==> flow/design.v <==
module iterator(
	clk,
	reset,
	en_ctrl, 
	i, 
	j, 
	k,
	l,
	m, 
	n,
	en_sum,
	en_save,
	fin_r,
	in_row,
	in_col
);
	parameter [8-1:0] CONV_DIM_IMG    = 32;  
	parameter [8-1:0] CONV_DIM_OUT    = 32;  
	parameter [8-1:0] CONV_DIM_KERNEL = 5;   
	parameter [8-1:0] CONV_OUT_CH     = 32;  
	parameter [8-1:0] CONV_DIM_CH     = 3;
	parameter [8-1:0] STRIDE          = 1;
	parameter [8-1:0] PADDING         = 2;
	input clk;
	input en_ctrl;
	input reset;
	output en_sum;
	output en_save;
	output reg fin_r;
	output reg [8-1:0] i;
	output reg [8-1:0] j; 
	output reg [8-1:0] k; 
	output reg [8-1:0] m; 
	output reg [8-1:0] n; 
	output reg [8-1:0] l; 
	output signed [8-1:0]  in_row, in_col;
	reg fin, finish;
	wire cond;
	assign in_row = (STRIDE * j) + m - PADDING;
	assign in_col = (STRIDE * k) + n - PADDING;
	assign cond   = en_ctrl & ~fin_r;
	assign en_sum = (en_ctrl && (l < CONV_DIM_CH) && (in_row >= 8'd0 && in_col >= 8'd0 && in_row < CONV_DIM_IMG && in_col < CONV_DIM_IMG)) ? 1'b1 : 1'b0;
	assign en_save = (m > 8'd0 || n > 8'd0) ? 1'b0 : (j < 8'd2) ? 1'd1 : (l == 8'd0) ? 1'd1 : 1'b0; 
	always @(posedge clk) begin
		if(reset) begin
			fin <= 0;
			fin_r <= 0;
		end else begin
			fin <= finish;
			fin_r <= fin;
		end
	end
	always @(posedge clk) begin
		if(reset) begin
			i <= 0;
			j <= 0;
			k <= 0;
			l <= 0;
			m <= 0;
			n <= 0;
			finish <= 0;
		end else if(cond) begin
		    if(en_sum) begin
				l <= l + 8'd1;
			end else begin
				l <= 0;
				n <= n + 8'd1;
				if(n == (CONV_DIM_KERNEL-1)) begin
			    	n <= 8'b0;
			    	m <= m + 8'b1;
			    	if(m == (CONV_DIM_KERNEL-1)) begin
			    		m <= 0;
			       		k <= k + 8'b1;
			       		if(k == (CONV_DIM_OUT-1)) begin
			           		k <= 0;
			           		j <= j + 8'b1;
			           		if(j == (CONV_DIM_OUT-1)) begin
				           		j <= 0;
				           		i <= i + 8'b1;
				           		if(i == (CONV_OUT_CH-1)) begin
				            		i <= 0;
					          		finish <= 1;
				           		end
				   	    	end
			           	end
		           	end
			    end
			end
		end
	end
endmodule
module addr_generator(
    clk,
    reset,
    enable,
    en_save,
    i,
    j,
    k,
    l,
    m,
    n,
    s_addr,
    w_addr,
    b_addr,
    save_addr
);
    parameter [8-1:0] CONV_DIM_IMG    = 32;
	parameter [8-1:0] CONV_DIM_KERNEL = 5;
	parameter [8-1:0] CONV_DIM_CH     = 3;
    parameter [8-1:0] CONV_OUT_CH     = 32;
    parameter [8-1:0] CONV_DIM_OUT    = 32;
    parameter [8-1:0] STRIDE          = 1;
    parameter [8-1:0] PADDING         = 2;
    parameter [8-1:0] KSIZE           = 4;
    input clk;
    input reset;
    input enable;
    input en_save;
    input [8-1:0] i;
    input [8-1:0] j;
    input [8-1:0] k;
    input [8-1:0] m;
    input [8-1:0] n;
    input [8-1:0] l;
    output reg [16-1:0] s_addr;
    output reg [16-1:0] w_addr;
    output reg [16-1:0] save_addr;
    output reg [16-1:0] b_addr;
    always @(posedge clk) begin
        if(reset) begin
            s_addr <= 0;
            w_addr <= 0;
            b_addr <= 0;
        end else if(enable) begin
            s_addr <= (((((STRIDE * j) + m - PADDING) * CONV_DIM_IMG) + ((STRIDE * k) + n - PADDING)) * CONV_DIM_CH) + l;
            w_addr <= (i * CONV_DIM_CH * CONV_DIM_KERNEL * CONV_DIM_KERNEL) + (((m * CONV_DIM_KERNEL) + (n)) * CONV_DIM_CH) + l;
            b_addr <= i;
        end
    end
    reg [7:0] i_r, j_r, k_r;
    reg [7:0] i_r1, j_r1, k_r1;
    always @(posedge clk) begin
        if (reset) begin
            i_r <= 0;
            j_r <= 0;
            k_r <= 0;
            i_r1 <= 0;
            j_r1 <= 0;
            k_r1 <= 0;
        end else begin
            i_r  <= i;
            i_r1 <= i_r;
            j_r <= j;
            j_r1 <= j_r;
            k_r <= k;
            k_r1 <= k_r;
        end
    end
    always @(posedge clk) begin
        if (reset) begin
            save_addr <= 0;
        end else if(en_save) begin
            if (j == 0 && k == 0) begin
                save_addr <= i_r1 + (((j_r1 * CONV_DIM_OUT) + (k_r1)) * CONV_OUT_CH);
            end else begin
                save_addr <= i + (((j * CONV_DIM_OUT) + (k[KSIZE:0]-1'b1)) * CONV_OUT_CH);
            end
        end
    end
endmodule  
module conv_ctrl(
    clk,
    reset,
    en_ctrl,
    s_addr,
    w_addr,
    b_addr,
    save_addr,
    en_sum,
    en_save,
    en_write,
    s_convout,
    en_sat,
    en_mac,
    en_mult_r,
    finish
);
    parameter [8-1:0] CONV_DIM_IMG    = 32;
    parameter [8-1:0] CONV_DIM_OUT    = 32;    
    parameter [8-1:0] CONV_DIM_KERNEL = 5;     
    parameter [8-1:0] CONV_DIM_CH     = 3;    
    parameter [8-1:0] CONV_OUT_CH     = 32;   
    parameter [8-1:0] STRIDE          = 1;    
    parameter [8-1:0] PADDING         = 2;    
    parameter [8-1:0] KSIZE           = 4;
    localparam [2:0] START     = 0;
    localparam [2:0] ITERATING = 1;
    localparam [2:0] SAVE      = 2;
    localparam [2:0] END       = 3;
    input clk;
    input reset;
    input en_ctrl;
    output [16-1:0] s_addr;
    output [16-1:0] w_addr;
    output [16-1:0] save_addr;
    output [16-1:0] b_addr;
    output finish;
    output en_sum, en_save;
    output en_mult_r;
    output reg en_write, en_mac, en_sat, s_convout;
    wire [8-1:0] i, j, k, l, m, n;
    wire signed [8-1:0] in_row, in_col;
    reg en_read;
    assign en_mult_r = (k >= 8'd2 || j == 8'd2) ? 1'b1 
                     : (k == 8'd1 || j == 8'd1) ? 1'b0 
                     : (m > 8'd0  || n > 8'd0) ? 1'b0 : 1'b1; 
    always @(posedge clk) begin
        if (reset) begin
            en_read   <= 1'b0;
            en_write  <= 1'b0;
            s_convout <= 1'b0;
            en_mac    <= 1'b0; 
            en_sat    <= 1'b0;
        end else if (en_ctrl) begin
            en_read   <= en_sum;
            en_mac    <= en_read;
            s_convout <= en_save;
            en_sat    <= en_save;
            en_write  <= en_sat;
        end
    end
    iterator #(
        .CONV_DIM_IMG(CONV_DIM_IMG),
        .CONV_DIM_OUT(CONV_DIM_OUT),
        .CONV_DIM_KERNEL(CONV_DIM_KERNEL),
        .CONV_OUT_CH(CONV_OUT_CH),
        .CONV_DIM_CH(CONV_DIM_CH),
        .STRIDE(STRIDE),
        .PADDING(PADDING)
    ) iter (
        .clk(clk),
        .reset(reset),
        .en_ctrl(en_ctrl),
        .i(i),
        .j(j),
        .k(k),
        .l(l),
        .m(m),
        .n(n),
        .en_sum(en_sum),
        .en_save(en_save),    
        .fin_r(finish),
        .in_row(in_row),
        .in_col(in_col)
    );
    addr_generator #(
        .CONV_DIM_IMG(CONV_DIM_IMG),
        .CONV_DIM_KERNEL(CONV_DIM_KERNEL),
        .CONV_DIM_CH(CONV_DIM_CH),
        .CONV_DIM_OUT(CONV_DIM_OUT),
        .CONV_OUT_CH(CONV_OUT_CH),
        .STRIDE(STRIDE),
        .PADDING(PADDING),
        .KSIZE(KSIZE)
    ) address_generator (
        .clk(clk),
        .reset(reset),
        .enable(en_sum),
        .en_save(s_convout),
        .i(i),
        .j(j),
        .k(k),
        .l(l),
        .m(m),
        .n(n),
        .s_addr(s_addr),
        .w_addr(w_addr),
        .b_addr(b_addr),
        .save_addr(save_addr)
    );
endmodule
module sig_altmult_accum
(
	input [7:0] dataa,
	input [7:0] datab,
	input clk, aclr, clken, sload,
	output signed [17:0] adder_out
);
	reg	signed [17:0] old_result;
	reg signed [17:0] accum_out;
	wire signed [17:0] multa;
	reg sload_reg;
	assign multa = $signed(dataa) * $signed(datab);
	always @ (accum_out, sload_reg)
	begin
		if (sload_reg)
			old_result <= 0;
		else
			old_result <= accum_out;
	end
	assign adder_out = accum_out;
	always @ (posedge clk)
	begin
		if (aclr)
		begin
			sload_reg <= 0;
			accum_out <= 0;
		end
		else if (clken)
		begin
			sload_reg <= sload;
			accum_out <= old_result + multa;
		end
	end
endmodule
module convolve(
    clk,
    reset,
    clken,
    s_convout,
    en_sat,
    en_mult_r,
    bias,
    signal,
    weight,
    convout
);
    parameter BIAS_SHIFT = 6;
    parameter OUT_SHIFT  = 9;
    input  clk, reset, clken, s_convout, en_sat, en_mult_r;
    input  [7:0] signal, weight;
    input  [7:0] bias;
    output wire signed [7:0] convout;
    wire signed [17:0] adder_out;
    reg signed  [17:0] conv_temp;
    sig_altmult_accum mac(
        .clk(clk),
        .aclr(reset | s_convout),
        .clken(clken),
        .sload(s_convout),
        .dataa(signal),
        .datab(weight),
        .adder_out(adder_out)
    );
    reg signed [17:0] multa_r;
    always @(posedge clk) begin
        if(reset) begin
            multa_r <= 18'b0;
        end else if(en_mult_r) begin
            if (clken && s_convout) begin
                multa_r <= $signed(signal) * $signed(weight);
            end
        end else begin
            multa_r <= 18'b0;
        end
    end
    always @(posedge clk) begin
        if(reset) begin
            conv_temp <= 18'b0;
        end else if(en_sat) begin
            conv_temp <= (adder_out + multa_r + ($signed(bias) <<< BIAS_SHIFT)) >>> OUT_SHIFT;
        end
    end
    assign convout = (conv_temp >  18'sd127) ?  8'd127  :
                     (conv_temp < -18'sd128) ? -8'd128  : conv_temp[7:0];
endmodule
module conv_engine(
    input         clk,
    input         reset,
    input         en_ctrl,
    output [15:0] s_addr,
    output [15:0] w_addr,
    output [15:0] b_addr,
    input  [7:0]  signal,
    input  [7:0]  weight,
    input  [7:0]  bias,
    output [15:0] save_addr,
    output [7:0]  convout,
    output        en_write,
    output        finish
);
    wire s_convout, en_save, en_sum;
    wire en_mac, en_sat, en_mult_r;
    conv_ctrl groundctrl (
        .clk(clk),
        .reset(reset),
        .en_ctrl(en_ctrl),
        .s_addr(s_addr),
        .w_addr(w_addr),
        .b_addr(b_addr),
        .save_addr(save_addr),
        .en_sum(en_sum),
        .en_save(en_save),
        .en_write(en_write),
        .s_convout(s_convout),
        .en_sat(en_sat),
        .en_mac(en_mac),
        .en_mult_r(en_mult_r),
        .finish(finish)
    );
    convolve conv (
        .clk(clk),
        .reset(reset),
        .clken(en_mac),
        .s_convout(en_write),
        .en_sat(en_sat),
        .en_mult_r(en_mult_r),
        .bias(bias),
        .signal(signal),
        .weight(weight),
        .convout(convout)
    );
endmodule
Reports on conv_engine
Tool output for the design above, in the order of the flow.
Lines are those of the file above, counted from 1.
Operators: Yosys type, input widths -> output width; for muxes data width and select width s.
{"block": "design", "design": "conv_engine", "clock": "clk", "lib": "sky130hd", "pvt_corner": "tt_025C_1v80"}

After elaboration
Yosys after proc, flatten, opt, wreduce and memory -nomap, before mapping. Enables and synchronous resets that opt folds into registers are not counted as muxes. Memory bits, and registers merged into a memory's read port (data or address), are not among the register bits. Print and check cells are not counted.
{"block": "word_totals", "regBits": 201, "input_bits": 27, "out_inout_bits": 74, "wordCells": 122}
{"block": "op_classes", "n_addsub": 27, "n_mul": 7, "cmp": 11, "equal": 8, "n_mux": 17, "bitwise": 5, "reduce_and_logical": 20}
{"block": "ops", "cell": "$mul 8x8->16", "n": 1}
{"block": "ops", "cell": "$mux 8", "n": 8}
{"block": "ops", "cell": "$mul 13x3->16 const B", "n": 1}
{"block": "ops", "cell": "$add 8x1->8 const B", "n": 6}
{"block": "ops", "cell": "$mul 10x3->13 const B", "n": 1}
{"block": "ops", "cell": "$add 18x18->18", "n": 2}
{"block": "ops", "cell": "$mul 8x3->11 const B", "n": 1}
{"block": "ops", "cell": "$mul 16x2->16 const B", "n": 1}
{"block": "ops", "cell": "$add 16x8->16", "n": 2}
{"block": "ops", "cell": "$add 8x16->16", "n": 2}
{"block": "ops", "cell": "$mul 12x2->14 const B", "n": 1}
{"block": "ops", "cell": "$eq 8x5->1 const B", "n": 3}
{"block": "ops", "cell": "$logic_not 8->1", "n": 3}
{"block": "ops", "cell": "$mul 8x2->10 const B", "n": 1}
{"block": "ops", "cell": "$sub 9x2->10 const B", "n": 2}
{"block": "ops", "cell": "$add 18x14->18", "n": 1}
{"block": "ops", "cell": "$add 8x8->9", "n": 2}
{"block": "ops", "cell": "$mux 18", "n": 1}
{"block": "ops", "cell": "$add 15x10->16", "n": 1}
{"block": "ops", "cell": "$add 16x14->16", "n": 1}
{"block": "ops", "cell": "$ge 8x1->1 const B", "n": 2}
{"block": "ops", "cell": "$gt 8x1->1 const B", "n": 2}
{"block": "ops", "cell": "$eq 8x1->1 const B", "n": 2}
{"block": "ops", "cell": "$sub 8x2->8 const B", "n": 2}
{"block": "ops", "cell": "$lt 8x2->1 const B", "n": 2}
{"block": "ops", "cell": "$eq 8x3->1 const B", "n": 2}
{"block": "ops", "cell": "$lt 8x6->1 const B", "n": 2}
{"block": "ops", "cell": "$add 8x8->8", "n": 2}
Not listed: further kinds 22, cells in them 38.

Logic depth
Depth = most cells in a row (Yosys ltp): at word level without a register or memory, in the mapped netlist without a sequential cell, where the memories' decode and read muxes count.
{"block": "logic_depth", "word_depth": 10, "abc_area": 0, "ltp_mapped": 27, "mapped_depth_nobuf": 27}

Synthesis result
Source: synth_stat.txt of the flow (Yosys; design flattened, memories mapped). It holds for the ABC_AREA given above (unset counts as 0); a run with the other value may have another netlist.
{"block": "types", "cell": "sky130_fd_sc_hd__dfxtp_1", "n": 199, "type_area_um2": 3.98E+03}
{"block": "types", "cell": "sky130_fd_sc_hd__ha_1", "n": 231, "type_area_um2": 2.89E+03}
{"block": "types", "cell": "sky130_fd_sc_hd__fa_1", "n": 119, "type_area_um2": 2.38E+03}
{"block": "types", "cell": "sky130_fd_sc_hd__inv_1", "n": 261, "type_area_um2": 979.69}
{"block": "types", "cell": "sky130_fd_sc_hd__xnor2_1", "n": 105, "type_area_um2": 919.632}
{"block": "types", "cell": "sky130_fd_sc_hd__a21oi_1", "n": 149, "type_area_um2": 745.715}
{"block": "types", "cell": "sky130_fd_sc_hd__nand2_1", "n": 180, "type_area_um2": 675.648}
{"block": "types", "cell": "sky130_fd_sc_hd__nor2_1", "n": 161, "type_area_um2": 604.33}
{"block": "types", "cell": "sky130_fd_sc_hd__nor2b_1", "n": 54, "type_area_um2": 337.824}
{"block": "types", "cell": "sky130_fd_sc_hd__xor2_1", "n": 38, "type_area_um2": 332.819}
{"block": "types", "cell": "sky130_fd_sc_hd__a21o_1", "n": 38, "type_area_um2": 285.274}
{"block": "types", "cell": "sky130_fd_sc_hd__o21ai_0", "n": 57, "type_area_um2": 285.274}
{"block": "types", "cell": "sky130_fd_sc_hd__mux2i_1", "n": 27, "type_area_um2": 270.259}
{"block": "types", "cell": "sky130_fd_sc_hd__and2_1", "n": 38, "type_area_um2": 237.728}
{"block": "types", "cell": "sky130_fd_sc_hd__nand3_1", "n": 41, "type_area_um2": 205.197}
{"block": "types", "cell": "sky130_fd_sc_hd__nor3_1", "n": 36, "type_area_um2": 180.173}
{"block": "types", "cell": "sky130_fd_sc_hd__clkbuf_1", "n": 46, "type_area_um2": 172.666}
{"block": "types", "cell": "sky130_fd_sc_hd__a211oi_1", "n": 21, "type_area_um2": 157.651}
Other cell types: 59; their cells: 248.
{"block": "mapped", "stdcells": 2049, "synth_area_um2": 17564.3, "ffs": 199, "buffers": 69}
By module: a second synthesis without flattening, with its own total; a netlist apart from the flattened one above.
{"block": "hier_totals", "cells_unflattened": 2435, "area_unflattened_um2": 21408.0}
Each row is one instance without its submodules.
{"block": "modules", "module": "addr_generator", "n_inst": 1, "cells": 1039, "area_um2": 9137.5, "seq_area_um2": 2001.9}
{"block": "modules", "module": "convolve", "n_inst": 1, "cells": 497, "area_um2": 4361.7, "seq_area_um2": 500.5}
{"block": "modules", "module": "sig_altmult_accum", "n_inst": 1, "cells": 416, "area_um2": 3972.6, "seq_area_um2": 380.4}
{"block": "modules", "module": "iterator", "n_inst": 1, "cells": 453, "area_um2": 3671.0, "seq_area_um2": 1021.0}
{"block": "modules", "module": "conv_ctrl", "n_inst": 1, "cells": 30, "area_um2": 265.3, "seq_area_um2": 80.1}
{"block": "modules", "module": "conv_engine", "n_inst": 1, "cells": 0, "area_um2": 0.0, "seq_area_um2": 0.0}

Path before layout
OpenSTA on the mapped netlist: ideal clock, no wires. The path of least setup slack (recovery checks aside). Input and output delay are each 20% of the period. Register names are those of the netlist, which keeps one name where synthesis merged equal registers.
{"block": "synth_path", "path_type": "input -> register", "from": "in signal[1]", "to": "reg conv.mac.accum_out[17]", "tclk_ns": 10.0, "input_delay_ns": 2.000, "launch_ns": 2.000, "arrival_ns": 7.230, "t_required_ns": 9.884, "path_slack_ns": 2.654, "delay_ns": 5.346, "driving_pins": 21, "n_path_buf": 0, "synth_period_reached_ns": 7.346}
"delay_ns" is the arrival time less input delay plus setup time.
"driving_pins" counts driving pins, that of a launching flip-flop among them; a cell with two outputs on the path counts twice.
"synth_period_reached_ns" is the clock period less the worst setup slack; recovery checks do not enter. This is arithmetic on one report: input and output delays are still those of the set period (20% each).
The rows between start and end are the longest chain of elaborated cells between them; the timing report does not say that the signal goes this way. Where chains are equally long, one stands for them.
A line is the first line of the expression or statement that the cell stems from. Yosys adds cells for indexed reads and writes and turns some case tables into memories.
{"block": "synth_via", "cell_sequence": "sky130_fd_sc_hd__nand2_1 -> sky130_fd_sc_hd__fa_1 -> sky130_fd_sc_hd__fa_1 -> sky130_fd_sc_hd__fa_1 -> sky130_fd_sc_hd__fa_1 -> sky130_fd_sc_hd__inv_1 -> sky130_fd_sc_hd__ha_1 -> sky130_fd_sc_hd__a21o_1 -> sky130_fd_sc_hd__a21oi_1 -> sky130_fd_sc_hd__o21bai_1 -> sky130_fd_sc_hd__a21oi_1 -> sky130_fd_sc_hd__o21ai_0 -> sky130_fd_sc_hd__a21oi_1 -> sky130_fd_sc_hd__xnor2_1 -> sky130_fd_sc_hd__ha_1 -> sky130_fd_sc_hd__nand2_1 -> sky130_fd_sc_hd__a2111oi_0 -> sky130_fd_sc_hd__o31ai_1 -> sky130_fd_sc_hd__o311ai_0 -> sky130_fd_sc_hd__a21oi_1 -> sky130_fd_sc_hd__a31o_2", "elab_chain_len": 2, "cells_between": 2, "cone_classes": "add/sub (1); mul (1)"}
{"block": "synth_lines", "item": "start, declared", "line_no": 375, "source": "input  [7:0]  signal,"}
{"block": "synth_lines", "item": "$mul 8x8->16", "line_no": 294, "source": "assign multa = $signed(dataa) * $signed(datab);"}
{"block": "synth_lines", "item": "$add 18x18->18", "line_no": 313, "source": "accum_out <= old_result + multa;"}
{"block": "synth_lines", "item": "end, assigned", "line_no": 308, "source": "accum_out <= 0;"}
{"block": "synth_lines", "item": "end, assigned", "line_no": 313}
{"block": "synth_lines", "item": "end, declared", "line_no": 291, "source": "reg signed [17:0] accum_out;"}

Path in the finished layout
Path of least setup slack in the final report of run 1 (OpenROAD, finished layout, wires in). Where an end is a register, its clock arrival counts in the times.
{"block": "layout_path", "path_type": "input -> register", "from": "in weight[4]", "to": "reg conv.mac.accum_out[17]", "tclk_ns": 10.0, "input_delay_ns": 2.00, "launch_ns": 2.00, "arrival_ns": 8.65, "t_required_ns": 10.37, "path_slack_ns": 1.72, "driving_pins": 22, "n_path_buf": 1}
The rows between start and end are the longest chain of elaborated cells between them; the timing report does not say that the signal goes this way. Where chains are equally long, one stands for them.
{"block": "layout_via", "cell_sequence": "sky130_fd_sc_hd__clkdlybuf4s50_1 -> sky130_fd_sc_hd__nand2_1 -> sky130_fd_sc_hd__fa_1 -> sky130_fd_sc_hd__fa_1 -> sky130_fd_sc_hd__fa_1 -> sky130_fd_sc_hd__fa_1 -> sky130_fd_sc_hd__inv_1 -> sky130_fd_sc_hd__ha_1 -> sky130_fd_sc_hd__a21o_1 -> sky130_fd_sc_hd__a21oi_1 -> sky130_fd_sc_hd__o21bai_1 -> sky130_fd_sc_hd__a21oi_1 -> sky130_fd_sc_hd__o21ai_0 -> sky130_fd_sc_hd__a21oi_1 -> sky130_fd_sc_hd__xnor2_1 -> sky130_fd_sc_hd__ha_1 -> sky130_fd_sc_hd__nand2_1 -> sky130_fd_sc_hd__a2111oi_0 -> sky130_fd_sc_hd__o31ai_1 -> sky130_fd_sc_hd__o311ai_0 -> sky130_fd_sc_hd__a21oi_1 -> sky130_fd_sc_hd__a31o_2", "elab_chain_len": 2, "cells_between": 2, "cone_classes": "add/sub (1); mul (1)"}
{"block": "layout_lines", "item": "start, declared", "line_no": 376, "source": "input  [7:0]  weight,"}
{"block": "layout_lines", "item": "$mul 8x8->16", "line_no": 294, "source": "assign multa = $signed(dataa) * $signed(datab);"}
{"block": "layout_lines", "item": "$add 18x18->18", "line_no": 313, "source": "accum_out <= old_result + multa;"}
{"block": "layout_lines", "item": "end, assigned", "line_no": 308, "source": "accum_out <= 0;"}
{"block": "layout_lines", "item": "end, assigned", "line_no": 313}
{"block": "layout_lines", "item": "end, declared", "line_no": 291, "source": "reg signed [17:0] accum_out;"}

Ticket comment

Below are 6 stored runs of the flow (Yosys, OpenROAD; platform sky130hd) on conv_engine, each with its settings and what was measured, unordered. Constraints: input delay and output delay 20% of the set period each, output load 0.01 pF.
By "period_reached_ns" is meant the clock period of the run minus its worst setup slack. This is arithmetic on one report: input and output delays are still those of the set period (20% each).
"worst_path_time_ns" = time allowed to the worst setup path (clock period - input delay - output delay, where it has them) - its slack; a late launch clock adds to it, a late capture clock takes from it.
"total_power_uw": no workload was simulated; the value follows from the tool's default switching activity.

{"run": "run 1", "settings": { "CAP_MARGIN": 10, "CORE_MARGIN": 3, "CTS_CLUSTER_DIAMETER": 364, "GPL_ROUTABILITY_DRIVEN": 0, "SLEW_MARGIN": 0, "period_ns": 10.0, "CORE_UTILIZATION": 40 }, "results": { "worst_hold_slack_ns": 0.436, "period_reached_ns": 8.285, "fin_tns_ns": 0.000, "timing.setup.ws_ns": 1.715, "synth_area_um2": 17564.3, "total_power_uw": 2886, "worst_path_time_ns": 6.28, "worst_path_kind": "input -> register", "total_die_area_um2": 46461.8, "final_cell_area_um2": 19578.8 }}
{"run": "run 2", "settings": { "CORE_UTILIZATION": 40, "period_ns": 10.0, "CAP_MARGIN": 20, "CORE_MARGIN": 2, "SLEW_MARGIN": 20 }, "results": { "fin_tns_ns": 0.000, "worst_path_time_ns": 6.29, "worst_path_kind": "input -> register", "final_cell_area_um2": 19578.8, "total_power_uw": 2881, "timing.setup.ws_ns": 1.709, "worst_hold_slack_ns": 0.439, "total_die_area_um2": 45603.6, "period_reached_ns": 8.291, "synth_area_um2": 17564.3 }}
{"run": "run 3", "settings": { "ABC_AREA": 0, "CAP_MARGIN": 5, "CELL_PAD_IN_SITES_GLOBAL_PLACEMENT": 2, "CORE_UTILIZATION": 32, "CTS_CLUSTER_DIAMETER": 330, "CTS_CLUSTER_SIZE": 40, "GPL_ROUTABILITY_DRIVEN": 0, "GPL_TIMING_DRIVEN": 1, "MIN_ROUTING_LAYER": "met2", "PLACE_DENSITY_LB_ADDON": 0.11, "SLEW_MARGIN": 0, "TNS_END_PERCENT": 70, "period_ns": 7.81, "CORE_MARGIN": 2 }, "results": { "timing.setup.ws_ns": 0.471, "total_power_uw": 3843, "worst_hold_slack_ns": 0.429, "final_cell_area_um2": 19830.3, "total_die_area_um2": 56779.7, "synth_area_um2": 17564.3, "period_reached_ns": 7.339, "fin_tns_ns": 0.000, "worst_path_time_ns": 5.78, "worst_path_kind": "input -> register" }}
{"run": "run 4", "settings": { "ABC_AREA": 0, "CORE_UTILIZATION": 59, "GPL_TIMING_DRIVEN": 0, "HOLD_SLACK_MARGIN": -0.05, "PLACE_DENSITY_LB_ADDON": 0.11, "SLEW_MARGIN": 10, "TNS_END_PERCENT": 70, "period_ns": 5.33, "CAP_MARGIN": 20, "CORE_MARGIN": 2 }, "results": { "total_die_area_um2": 31166.4, "final_cell_area_um2": 22031.1, "synth_area_um2": 17564.3, "timing.setup.ws_ns": -0.621, "fin_tns_ns": -2.835, "total_power_uw": 7319, "worst_hold_slack_ns": 0.437, "worst_path_time_ns": 4.89, "worst_path_kind": "input -> register", "period_reached_ns": 5.951 }}
{"run": "run 5", "settings": { "CORE_MARGIN": 8, "CORE_UTILIZATION": 51, "CTS_CLUSTER_DIAMETER": 374, "CTS_CLUSTER_SIZE": 26, "MIN_ROUTING_LAYER": "met2", "PLACE_DENSITY": 0.5, "SLEW_MARGIN": 10, "TNS_END_PERCENT": 35, "period_ns": 14.7, "CAP_MARGIN": 20 }, "results": { "period_reached_ns": 9.284, "total_power_uw": 2024, "final_cell_area_um2": 19429.9, "timing.setup.ws_ns": 5.416, "synth_area_um2": 17564.3, "fin_tns_ns": 0.000, "total_die_area_um2": 40634.5, "worst_hold_slack_ns": 0.433, "worst_path_time_ns": 6.34, "worst_path_kind": "input -> register" }}
{"run": "run 6", "settings": { "CORE_UTILIZATION": 40, "period_ns": 8.44, "CAP_MARGIN": 20, "CORE_MARGIN": 2, "SLEW_MARGIN": 20 }, "results": { "timing.setup.ws_ns": 0.482, "worst_path_time_ns": 6.27, "worst_path_kind": "input -> register", "final_cell_area_um2": 19540.0, "fin_tns_ns": 0.000, "synth_area_um2": 17564.3, "period_reached_ns": 7.958, "worst_hold_slack_ns": 0.434, "total_die_area_um2": 45603.6, "total_power_uw": 3412 }}
